==> flow/design.v <==
module invert (input wire i, output wire o);
   assign o = !i;
endmodule
module and2 (input wire i0, i1, output wire o);
  assign o = i0 & i1;
endmodule
module or2 (input wire i0, i1, output wire o);
  assign o = i0 | i1;
endmodule
module xor2 (input wire i0, i1, output wire o);
  assign o = i0 ^ i1;
endmodule
module and3 (input wire i0, i1, i2, output wire o);
   wire t;
   and2 and2_0 (i0, i1, t);
   and2 and2_1 (i2, t, o);
endmodule
module or3 (input wire i0, i1, i2, output wire o);
   wire t;
   or2 or2_0 (i0, i1, t);
   or2 or2_1 (i2, t, o);
endmodule
module xor3 (input wire i0, i1, i2, output wire o);
   wire t;
   xor2 xor2_0 (i0, i1, t);
   xor2 xor2_1 (i2, t, o);
endmodule
module and5(input wire i0, i1, i2, i3, i4, output wire o);
  wire t1;
  and3 a1(i0,i1,i2,t1);
  and3 a2(i3,i4,t1,o);
endmodule
module or5(input wire i0, i1, i2, i3, i4, output wire o);
  wire t1;
  or3 o1(i0,i1,i2,t1);
  or3 o2(i3,i4,t1,o);
endmodule
module mux2 (input wire i0, i1, j, output wire o);
  assign o = (j==0)?i0:i1;
endmodule
module mux4 (input wire [0:3] i, input wire j1, j0, output wire o);
  wire  t0, t1;
  mux2 mux2_0 (i[0], i[1], j0, t0);
  mux2 mux2_1 (i[2], i[3], j0, t1);
  mux2 mux2_2 (t0, t1, j1, o);
endmodule
module mux8 (input wire [0:7] i, input wire j2, j1, j0, output wire o);
  wire  t0, t1;
  mux4 mux4_0 (i[0:3], j1, j0, t0);
  mux4 mux4_1 (i[4:7], j1, j0, t1);
  mux2 mux2_0 (t0, t1, j2, o);
endmodule
module mux16 (input wire [0:15] i, input wire j3, j2, j1, j0, output wire o);
  wire  t0, t1;
  mux8 mux8_0 (i[0:7], j2, j1, j0, t0);
  mux8 mux8_1 (i[8:15], j2, j1, j0, t1);
  mux2 mux2_0 (t0, t1, j3, o);
endmodule
module demux2 (input wire i, j, output wire o0, o1);
  assign o0 = (j==0)?i:1'b0;
  assign o1 = (j==1)?i:1'b0;
endmodule
module demux4 (input wire i, input wire j1, j0, output wire [0:3] o);
  wire  t0, t1;
  demux2 demux2_0 (i, j1, t0, t1);
  demux2 demux2_1 (t0, j0, o[0], o[1]);
  demux2 demux2_2 (t1, j0, o[2], o[3]);
endmodule
module demux8 (input wire i, j2, j1, j0, output wire [0:7] o);
  wire  t0, t1;
  demux2 demux2_0 (i, j2, t0, t1);
  demux4 demux4_0 (t0, j1, j0, o[0:3]);
  demux4 demux4_1 (t1, j1, j0, o[4:7]);
endmodule
module demux16 (input wire i, j3, j2, j1, j0, output wire [0:15] o);
  wire  t0, t1;
  demux2 demux2_0 (i, j3, t0, t1);
  demux8 demux4_0 (t0, j2, j1, j0, o[0:7]);
  demux8 demux4_1 (t1, j2, j1, j0, o[8:15]);
endmodule
module df (input wire clk, in, output wire out);
  reg df_out;
  always@(posedge clk) df_out <= in;
  assign out = df_out;
endmodule
module dfr (input wire clk, reset, in, output wire out);
  wire reset_, df_in;
  invert invert_0 (reset, reset_);
  and2 and2_0 (in, reset_, df_in);
  df df_0 (clk, df_in, out);
endmodule
module dfr16 (input wire clk,reset, input wire [15:0] in, output wire [15:0] out);
  dfr d0(clk,reset, in[0], out[0]);
  dfr d1(clk,reset, in[1], out[1]);
  dfr d2(clk,reset, in[2], out[2]);
  dfr d3(clk,reset, in[3], out[3]);
  dfr d4(clk,reset, in[4], out[4]);
  dfr d5(clk,reset, in[5], out[5]);
  dfr d6(clk,reset, in[6], out[6]);
  dfr d7(clk,reset, in[7], out[7]);
  dfr d8(clk,reset, in[8], out[8]);
  dfr d9(clk,reset, in[9], out[9]);
  dfr d10(clk,reset, in[10], out[10]);
  dfr d11(clk,reset, in[11], out[11]);
  dfr d12(clk,reset, in[12], out[12]);
  dfr d13(clk,reset, in[13], out[13]);
  dfr d14(clk,reset, in[14], out[14]);
  dfr d15(clk,reset, in[15], out[15]);
endmodule
module dfrl (input wire clk, reset, load, in, output wire out);
  wire _in;
  mux2 mux2_0(out, in, load, _in);
  dfr dfr_1(clk, reset, _in, out);
endmodule
module ha(input wire i0, i1, output wire sum, cout);
  xor2 _i0(i0, i1, sum);
  and2 _i1(i0, i1, cout);
endmodule
module fa (input wire i0, i1, cin, output wire sum, cout);
   wire t0, t1, t2;
   xor3 _i0 (i0, i1, cin, sum);
   and2 _i1 (i0, i1, t0);
   and2 _i2 (i1, cin, t1);
   and2 _i3 (cin, i0, t2);
   or3 _i4 (t0, t1, t2, cout);
endmodule
module addsub (input wire addsub, i0, i1, cin, output wire sumdiff, cout);
  wire t;
  fa _i0 (i0, t, cin, sumdiff, cout);
  xor2 _i1 (i1, addsub, t);
endmodule
module bin_counter(input wire clk, reset, in, output wire[3:0] out);
    wire[3:0] t0,t1;
    dfrl d0(clk,reset,in,t0[0],out[0]);
    dfrl d1(clk,reset,in,t0[1],out[1]);
    dfrl d2(clk,reset,in,t0[2],out[2]);
    dfrl d3(clk,reset,in,t0[3],out[3]);
    ha h0(out[0],in,t0[0],t1[0]);
    ha h1(out[1],t1[0],t0[1],t1[1]);
    ha h2(out[2],t1[1],t0[2],t1[2]);
    ha h3(out[3],t1[2],t0[3],t1[3]);
endmodule
module reg_file_slice (input wire clk, reset, wr, rd, input wire [3:0] rd_addr, wr_addr, input wire d_in, output wire d_out);
	wire [0:15] t1,t2;
	wire t3;
	demux16 dm1(wr, wr_addr[3], wr_addr[2], wr_addr[1], wr_addr[0], t1);
	dfrl d0 (clk,reset,t1[0] ,d_in,t2[0]);
	dfrl d1 (clk,reset,t1[1] ,d_in,t2[1]);
	dfrl d2 (clk,reset,t1[2] ,d_in,t2[2]);
	dfrl d3 (clk,reset,t1[3] ,d_in,t2[3]);
	dfrl d4 (clk,reset,t1[4] ,d_in,t2[4]);
	dfrl d5 (clk,reset,t1[5] ,d_in,t2[5]);
	dfrl d6 (clk,reset,t1[6] ,d_in,t2[6]);
	dfrl d7 (clk,reset,t1[7] ,d_in,t2[7]);
	dfrl d8 (clk,reset,t1[8] ,d_in,t2[8]);
	dfrl d9 (clk,reset,t1[9] ,d_in,t2[9]);
	dfrl d10(clk,reset,t1[10],d_in,t2[10]);
	dfrl d11(clk,reset,t1[11],d_in,t2[11]);
	dfrl d12(clk,reset,t1[12],d_in,t2[12]);
	dfrl d13(clk,reset,t1[13],d_in,t2[13]);
	dfrl d14(clk,reset,t1[14],d_in,t2[14]);
    dfrl d15(clk,reset,t1[15],d_in,t2[15]);
	mux16 m1(t2, rd_addr[3], rd_addr[2], rd_addr[1], rd_addr[0], t3);
	and2 a1(t3, rd, d_out);
endmodule
module full_empty(input wire[3:0] front,rear, output wire full, empty);
	wire [3:0] t,out;
	wire t1,t2;
	addsub as1(1, front[0], rear[0], 1, out[0], t[0]);
	addsub as2(1, front[1], rear[1], t[0], out[1], t[1]);
	addsub as3(1, front[2], rear[2], t[1], out[2], t[2]);
	addsub as4(1, front[3], rear[3], t[2], out[3], t[3]);
	invert i1(t[3],t1);
	and5 a1(out[0],out[1],out[2],out[3],1'b1,full);
	or5 o1(out[0],out[1],out[2],out[3],t1,t2);
	invert i2(t2,empty);
endmodule
module memory(input wire clk, reset, wr, rd, input wire[3:0] wr_addr, rd_addr, input wire[15:0] d_in, output wire[15:0] d_out);
	reg_file_slice r0 (clk,reset,wr,rd,rd_addr,wr_addr,d_in[0], d_out[0]);
	reg_file_slice r1 (clk,reset,wr,rd,rd_addr,wr_addr,d_in[1], d_out[1]);
	reg_file_slice r2 (clk,reset,wr,rd,rd_addr,wr_addr,d_in[2], d_out[2]);
	reg_file_slice r3 (clk,reset,wr,rd,rd_addr,wr_addr,d_in[3], d_out[3]);
	reg_file_slice r4 (clk,reset,wr,rd,rd_addr,wr_addr,d_in[4], d_out[4]);
	reg_file_slice r5 (clk,reset,wr,rd,rd_addr,wr_addr,d_in[5], d_out[5]);
	reg_file_slice r6 (clk,reset,wr,rd,rd_addr,wr_addr,d_in[6], d_out[6]);
	reg_file_slice r7 (clk,reset,wr,rd,rd_addr,wr_addr,d_in[7], d_out[7]);
	reg_file_slice r8 (clk,reset,wr,rd,rd_addr,wr_addr,d_in[8], d_out[8]);
	reg_file_slice r9 (clk,reset,wr,rd,rd_addr,wr_addr,d_in[9], d_out[9]);
	reg_file_slice r10(clk,reset,wr,rd,rd_addr,wr_addr,d_in[10],d_out[10]);
	reg_file_slice r11(clk,reset,wr,rd,rd_addr,wr_addr,d_in[11],d_out[11]);
	reg_file_slice r12(clk,reset,wr,rd,rd_addr,wr_addr,d_in[12],d_out[12]);
	reg_file_slice r13(clk,reset,wr,rd,rd_addr,wr_addr,d_in[13],d_out[13]);
	reg_file_slice r14(clk,reset,wr,rd,rd_addr,wr_addr,d_in[14],d_out[14]);
	reg_file_slice r15(clk,reset,wr,rd,rd_addr,wr_addr,d_in[15],d_out[15]);
endmodule
module fifo(input wire clk,reset,wr,rd, input wire[15:0] d_in, output wire full,empty, output wire[15:0] d_out);
	wire[3:0] front,rear;
	wire[15:0] t;
	wire front_inc,rear_inc,full_,empty_;
	full_empty f0(front,rear,full,empty);
	invert i0(full,full_);
	invert i1(empty,empty_);
	and2 a1(wr,full_,front_inc);
	bin_counter bc0(clk,reset,front_inc,front);
	and2 a2(rd,empty_,rear_inc);
	bin_counter bc1(clk,reset,rear_inc,rear);
	memory m0(clk, reset, front_inc, rear_inc, front, rear, d_in, t);
	dfr16 d0(clk, reset, t, d_out);
endmodule
Wiki page: fifo / tool data

Reports on fifo
Tool output for the design above before and after an edit, in the order of the flow.
"before" refers to lines of the RTL above, "after" to lines of the edited file.
"difference" is "after" less "before", of the values as shown; "rel. change" is that difference over "before", in percent.
Library cell names are shortened.
Not given: n/a

design
  top module = fifo
  clock port = clk
  cell library = sky130hd
  corner = tt_025C_1v80

Edit of the RTL
Unified diff, file above to edited file.
The edited RTL no longer does the same as the RTL above: the edit was made by script, with no optimisation intended.

begin of diff
@@ -87,5 +87,8 @@
   wire reset_, df_in;
   invert invert_0 (reset, reset_);
-  and2 and2_0 (in, reset_, df_in);
+  wire df_in_a, df_in_b;
+  and2 and2_0 (in, reset_, df_in_a);
+  and2 and2_0_2 (in, ~reset_, df_in_b);
+  assign df_in = df_in_a ^ df_in_b;
   df df_0 (clk, df_in, out);
 endmodule
end of diff

After elaboration
Source: Yosys, flattened and elaborated, memories not mapped. Widths are those after wreduce; folded enables and synchronous resets count as part of the registers. Registers that Yosys merges into a memory's read port (data or address) are not register bits. Print and check cells do not count. Equal cells are merged and count once.

bit counts
  element                      before  after  difference  rel. change (%)
  output and inout bits        18      18     0           0.00
  input port bits              20      20     0           0.00
  flip-flop bits (word level)  280     280    0           0.00
  cells after elaboration      1167    1727   +560        +47.99

operators by class
  element                           before  after  difference  rel. change (%)
  bitwise logic cells               349     909    +560        +160.46
  muxes and demuxes                 534     534    0           0.00
  reductions and logical operators  4       4      0           0.00

operator list
  kind               before  after  difference  rel. change (%)
  1-bit bitwise AND  317     597    +280        +88.33
  1-bit XOR          15      295    +280        +1866.67

Unchanged operator kinds not shown: 4.

Depth
Depth = most cells in a row (Yosys ltp): at word level without a register or memory, in the mapped netlist without a sequential cell, where the memories' decode and read muxes count.

logic depth
  element                        before  after  difference  rel. change (%)
  word-level depth               23      24     +1          +4.35
  ABC_AREA                       0       0      n/a         n/a
  mapped depth                   19      18     -1          -5.26
  gate-level depth less buffers  16      16     0           0.00

Mapped cells and area
The flow's flattened synthesis, as Yosys stat reports it; memories are mapped. The netlist is that of the ABC_AREA named above (0 if unset); the other value can give another one.

synthesis totals
  element                             before   after    difference  rel. change (%)
  chip area (Yosys) (um^2)            12234.2  11472.3  -761.9      -6.23
  cell count                          1399     810      -589        -42.10
  buffers                             144      82       -62         -43.06
  sequential part of the area (um^2)  5605.4   5605.4   0.0         0.00
  mapped flip-flops                   280      280      0           0.00

cells by type
  cell      before  after  difference  rel. change (%)
  nand2_1   520     6      -514        -98.85
  mux2_2    0       255    +255        n/a
  a21oi_1   253     1      -252        -99.60
  a211oi_1  0       30     +30         n/a
  buf_2     46      20     -26         -56.52
  clkbuf_1  45      26     -19         -42.22
  buf_4     39      21     -18         -46.15
  nand3_1   20      2      -18         -90.00
  o22ai_1   16      0      -16         -100.00
  mux2i_1   32      19     -13         -40.62
  and2_1    1       12     +11         +1100.00
  nor3_4    10      0      -10         -100.00
  nand2_2   0       8      +8          n/a
  a21oi_2   7       0      -7          -100.00
  buf_6     7       14     +7          +100.00
  and3_1    7       1      -6          -85.71
  clkbuf_2  6       0      -6          -100.00
  and2_0    0       4      +4          n/a

Unchanged cell types not shown: 6.
Not every row of either side is listed.
The figures by module come from a second, unflattened synthesis with its own total; it is not the netlist above.

unflattened totals
  element                              before   after    difference  rel. change (%)
  cells (unflattened synthesis)        1903     2743     +840        +44.14
  area (unflattened synthesis) (um^2)  20410.8  25665.9  +5255.1     +25.75

Each row is one instance without its submodules.

by module, before
  module       area (um^2)  sequential area (um^2)  cells  instances
  mux2         15.0         0.0                     1      504
  df           20.0         20.0                    1      280
  demux2       16.3         0.0                     2      240
  and2         6.3          0.0                     1      322
  invert       3.8          0.0                     1      284
  xor2         8.8          0.0                     1      20
  or2          6.3          0.0                     1      12
  full_empty   3.8          0.0                     1      1
  addsub       0.0          0.0                     0      4
  and3         0.0          0.0                     0      2
  and5         0.0          0.0                     0      1
  bin_counter  0.0          0.0                     0      2
  demux16      0.0          0.0                     0      16
  demux4       0.0          0.0                     0      64

before: Further modules, not shown: 15.

by module, after
  module       area (um^2)  sequential area (um^2)  cells  instances
  mux2         15.0         0.0                     1      504
  df           20.0         20.0                    1      280
  demux2       16.3         0.0                     2      240
  and2         6.3          0.0                     1      602
  dfr          12.5         0.0                     2      280
  invert       3.8          0.0                     1      284
  xor2         8.8          0.0                     1      20
  or2          6.3          0.0                     1      12
  full_empty   3.8          0.0                     1      1
  addsub       0.0          0.0                     0      4
  and3         0.0          0.0                     0      2
  and5         0.0          0.0                     0      1
  bin_counter  0.0          0.0                     0      2
  demux16      0.0          0.0                     0      16

after: Further modules, not shown: 15.

Worst setup path after synthesis
OpenSTA on the mapped netlist: ideal clock, no wires. The path of least setup slack (recovery checks aside). Input and output delay are each 20% of the period. Register names are those of the netlist, which keeps one name where synthesis merged equal registers.

path after synthesis
  element                        before                             after                              difference  rel. change (%)
  path kind                      register to output                 register to register               n/a         n/a
  start                          register bc1.d1.dfr_1.df_0.df_out  register bc1.d1.dfr_1.df_0.df_out  n/a         n/a
  end                            output port full                   register bc0.d2.dfr_1.df_0.df_out  n/a         n/a
  path delay (ps)                2890                               3975                               +1085       +37.54
  setup slack (ps)               1110                               1026                               -84         n/a
  required time (ps)             4000                               4879                               +879        +21.98
  stages on the path             13                                 16                                 +3          +23.08
  clock period (ps)              5000                               5000                               0           0.00
  data arrival time (ps)         2890                               3854                               +964        +33.36
  synthesis period reached (ps)  3890                               3974                               +84         +2.16

"path delay" is the arrival time less input delay plus setup time.
At an output port there is no setup time.
"stages on the path" counts driving pins, that of a launching flip-flop among them; a cell with two outputs on the path counts twice.
"synthesis period reached" = period - worst setup slack (recovery checks aside). The figure is calculated, with input and output delays left at 20% of the set period.
The rows between start and end are the longest chain of elaborated cells between them; the timing report does not say that the signal goes this way. Where chains are equally long, one stands for them.
Each line given opens the expression or statement behind the cell; cells for indexed reads and writes are added by Yosys, which also makes memories of some case tables.

on the way, after synthesis, before
  cell sequence = dfxtp_1 -> buf_4 -> buf_4 -> buf_2 -> inv_1 -> fa_1 -> fa_1 -> inv_1 -> fa_1 -> nand4bb_1 -> buf_4 -> inv_2 -> buf_6
  cells in the longest elaborated chain = 9
  elaborated cells on any way between the ends = 16

ends and longest elaborated chain, after synthesis, before
  element                        line  text
  start, declared                82    reg df_out;
  start, assigned                83    always@(posedge clk) df_out <= in;
  1-bit inverter                 n/a
  1-bit bitwise AND              5     assign o = i0 & i1;
  1-bit bitwise OR (2 in a row)  8     assign o = i0 | i1;
  1-bit bitwise AND              5
  1-bit bitwise OR (2 in a row)  8
  1-bit XOR                      11    assign o = i0 ^ i1;
  1-bit bitwise AND              5
  end, declared                  196   module fifo(input wire clk,reset,wr,rd, input wire[15:0] d_in, output wire full,empty, output wire[15:0] d_out ...

on the way, after synthesis, after
  cell sequence = dfxtp_1 -> buf_2 -> buf_2 -> clkinv_1 -> clkbuf_1 -> fa_1 -> fa_1 -> inv_1 -> fa_1 -> and4bb_4 -> nor2b_2 -> buf_6 -> ha_1 -> ha_1 -> ha_1 -> mux2_2
  cells in the longest elaborated chain = 17
  elaborated cells on any way between the ends = 25

ends and longest elaborated chain, after synthesis, after
  element                         line  text
  start, declared                 82    reg df_out;
  start, assigned                 83    always@(posedge clk) df_out <= in;
  1-bit inverter                  n/a
  1-bit bitwise AND               5     assign o = i0 & i1;
  1-bit bitwise OR (2 in a row)   8     assign o = i0 | i1;
  1-bit bitwise AND               5
  1-bit bitwise OR (2 in a row)   8
  1-bit XOR                       11    assign o = i0 ^ i1;
  1-bit bitwise AND               5
  1-bit logical NOT               2     assign o = !i;
  1-bit bitwise AND (3 in a row)  5
  1-bit XOR                       11
  1-bit two-way mux               39    assign o = (j==0)?i0:i1;
  1-bit bitwise AND               5
  1-bit XOR                       92    assign df_in = df_in_a ^ df_in_b;
  end, assigned                   83
  end, declared                   82

Some nets on the timed path still bear RTL names; the line given drives or declares the net.

nets with RTL names, path after synthesis, after
  net   line
  full  5

Worst path after layout
Path of least setup slack in the final report of the runs of pair A (OpenROAD, finished layout, wires in). Where an end is a register, its clock arrival counts in the times.
The report prints the path's times to 10 ps; the period is as set.

path post-layout
  element                 before                             after                              difference  rel. change (%)
  path kind               register to output                 register to output                 n/a         n/a
  start                   register bc1.d0.dfr_1.df_0.df_out  register bc0.d0.dfr_1.df_0.df_out  n/a         n/a
  end                     output port full                   output port full                   n/a         n/a
  clock period (ps)       5000                               5000                               0           0.00
  data arrival time (ps)  3470                               3390                               -80         -2.31
  setup slack (ps)        530                                610                                +80         n/a
  required time (ps)      4000                               4000                               0           0.00
  stages on the path      10                                 10                                 0           0.00

The rows between start and end are the longest chain of elaborated cells between them; the timing report does not say that the signal goes this way. Where chains are equally long, one stands for them.

on the way, post-layout, before
  cell sequence = dfxtp_4 -> ha_1 -> inv_1 -> fa_1 -> fa_1 -> inv_1 -> fa_1 -> nand4bb_1 -> inv_2 -> clkdlybuf4s50_1
  cells in the longest elaborated chain = 12
  elaborated cells on any way between the ends = 20

ends and longest elaborated chain, post-layout, before
  element                        line  text
  start, declared                82    reg df_out;
  start, assigned                83    always@(posedge clk) df_out <= in;
  1-bit inverter                 n/a
  1-bit bitwise AND              5     assign o = i0 & i1;
  1-bit bitwise OR (2 in a row)  8     assign o = i0 | i1;
  1-bit bitwise AND              5
  1-bit bitwise OR (2 in a row)  8
  1-bit bitwise AND              5
  1-bit bitwise OR (2 in a row)  8
  1-bit XOR                      11    assign o = i0 ^ i1;
  1-bit bitwise AND              5
  end, declared                  196   module fifo(input wire clk,reset,wr,rd, input wire[15:0] d_in, output wire full,empty, output wire[15:0] d_out ...

on the way, post-layout, after
  cell sequence = dfxtp_1 -> inv_1 -> ha_1 -> inv_1 -> fa_1 -> fa_1 -> inv_1 -> fa_1 -> and4bb_4 -> clkdlybuf4s50_1
  cells in the longest elaborated chain = 11
  elaborated cells on any way between the ends = 19

ends and longest elaborated chain, post-layout, after
  element                        line  text
  start, declared                82    reg df_out;
  start, assigned                83    always@(posedge clk) df_out <= in;
  1-bit bitwise AND              5     assign o = i0 & i1;
  1-bit bitwise OR (2 in a row)  8     assign o = i0 | i1;
  1-bit bitwise AND              5
  1-bit bitwise OR (2 in a row)  8
  1-bit bitwise AND              5
  1-bit bitwise OR (2 in a row)  8
  1-bit XOR                      11    assign o = i0 ^ i1;
  1-bit bitwise AND              5
  end, declared                  199   module fifo(input wire clk,reset,wr,rd, input wire[15:0] d_in, output wire full,empty, output wire[15:0] d_out ...

Measured runs
Both versions went through the flow (Yosys, OpenROAD) with the same settings in each pair. Constraints: input delay and output delay 20% of the set period each, output load 0.01 pF.

flow settings, pair A
  CORE_UTILIZATION = 40
  PLACE_DENSITY = 0.6
  period_ns = 5.0
  CAP_MARGIN = 20
  CORE_MARGIN = 2
  SLEW_MARGIN = 20

final reports, pair A
  element                                before   after    difference  rel. change (%)
  final utilization (%)                  44.0     45.8     +1.8        n/a
  setup slack of the critical path (ps)  534      607      +73         n/a
  area of the die (um^2)                 31999.8  30052.0  -1947.8     -6.09
  power (uW)                             5078     9417     +4339       +85.45
  post-route setup TNS (ps)              0        0        0           n/a
  worst hold slack (ps)                  452      474      +22         n/a
  cell area after synthesis (um^2)       12234.2  11472.3  -761.9      -6.23

flow settings, pair B
  CELL_PAD_IN_SITES_DETAIL_PLACEMENT = 1
  CELL_PAD_IN_SITES_GLOBAL_PLACEMENT = 3
  CORE_ASPECT_RATIO = 1.07
  CORE_UTILIZATION = 24
  PLACE_DENSITY_LB_ADDON = 0.03
  TNS_END_PERCENT = 60
  period_ns = 7.03
  CAP_MARGIN = 20
  CORE_MARGIN = 2
  SLEW_MARGIN = 20

final reports, pair B
  element                                before   after    difference  rel. change (%)
  final utilization (%)                  28.0     28.5     +0.5        n/a
  setup slack of the critical path (ps)  1440     1611     +171        n/a
  area of the die (um^2)                 52799.1  49566.2  -3232.9     -6.12
  power (uW)                             4032     7154     +3122       +77.43
  post-route setup TNS (ps)              0        0        0           n/a
  worst hold slack (ps)                  450      474      +24         n/a
  cell area after synthesis (um^2)       12234.2  11472.3  -761.9      -6.23

"power" rests on the timing tool's default activity at the inputs, not on a simulated workload.
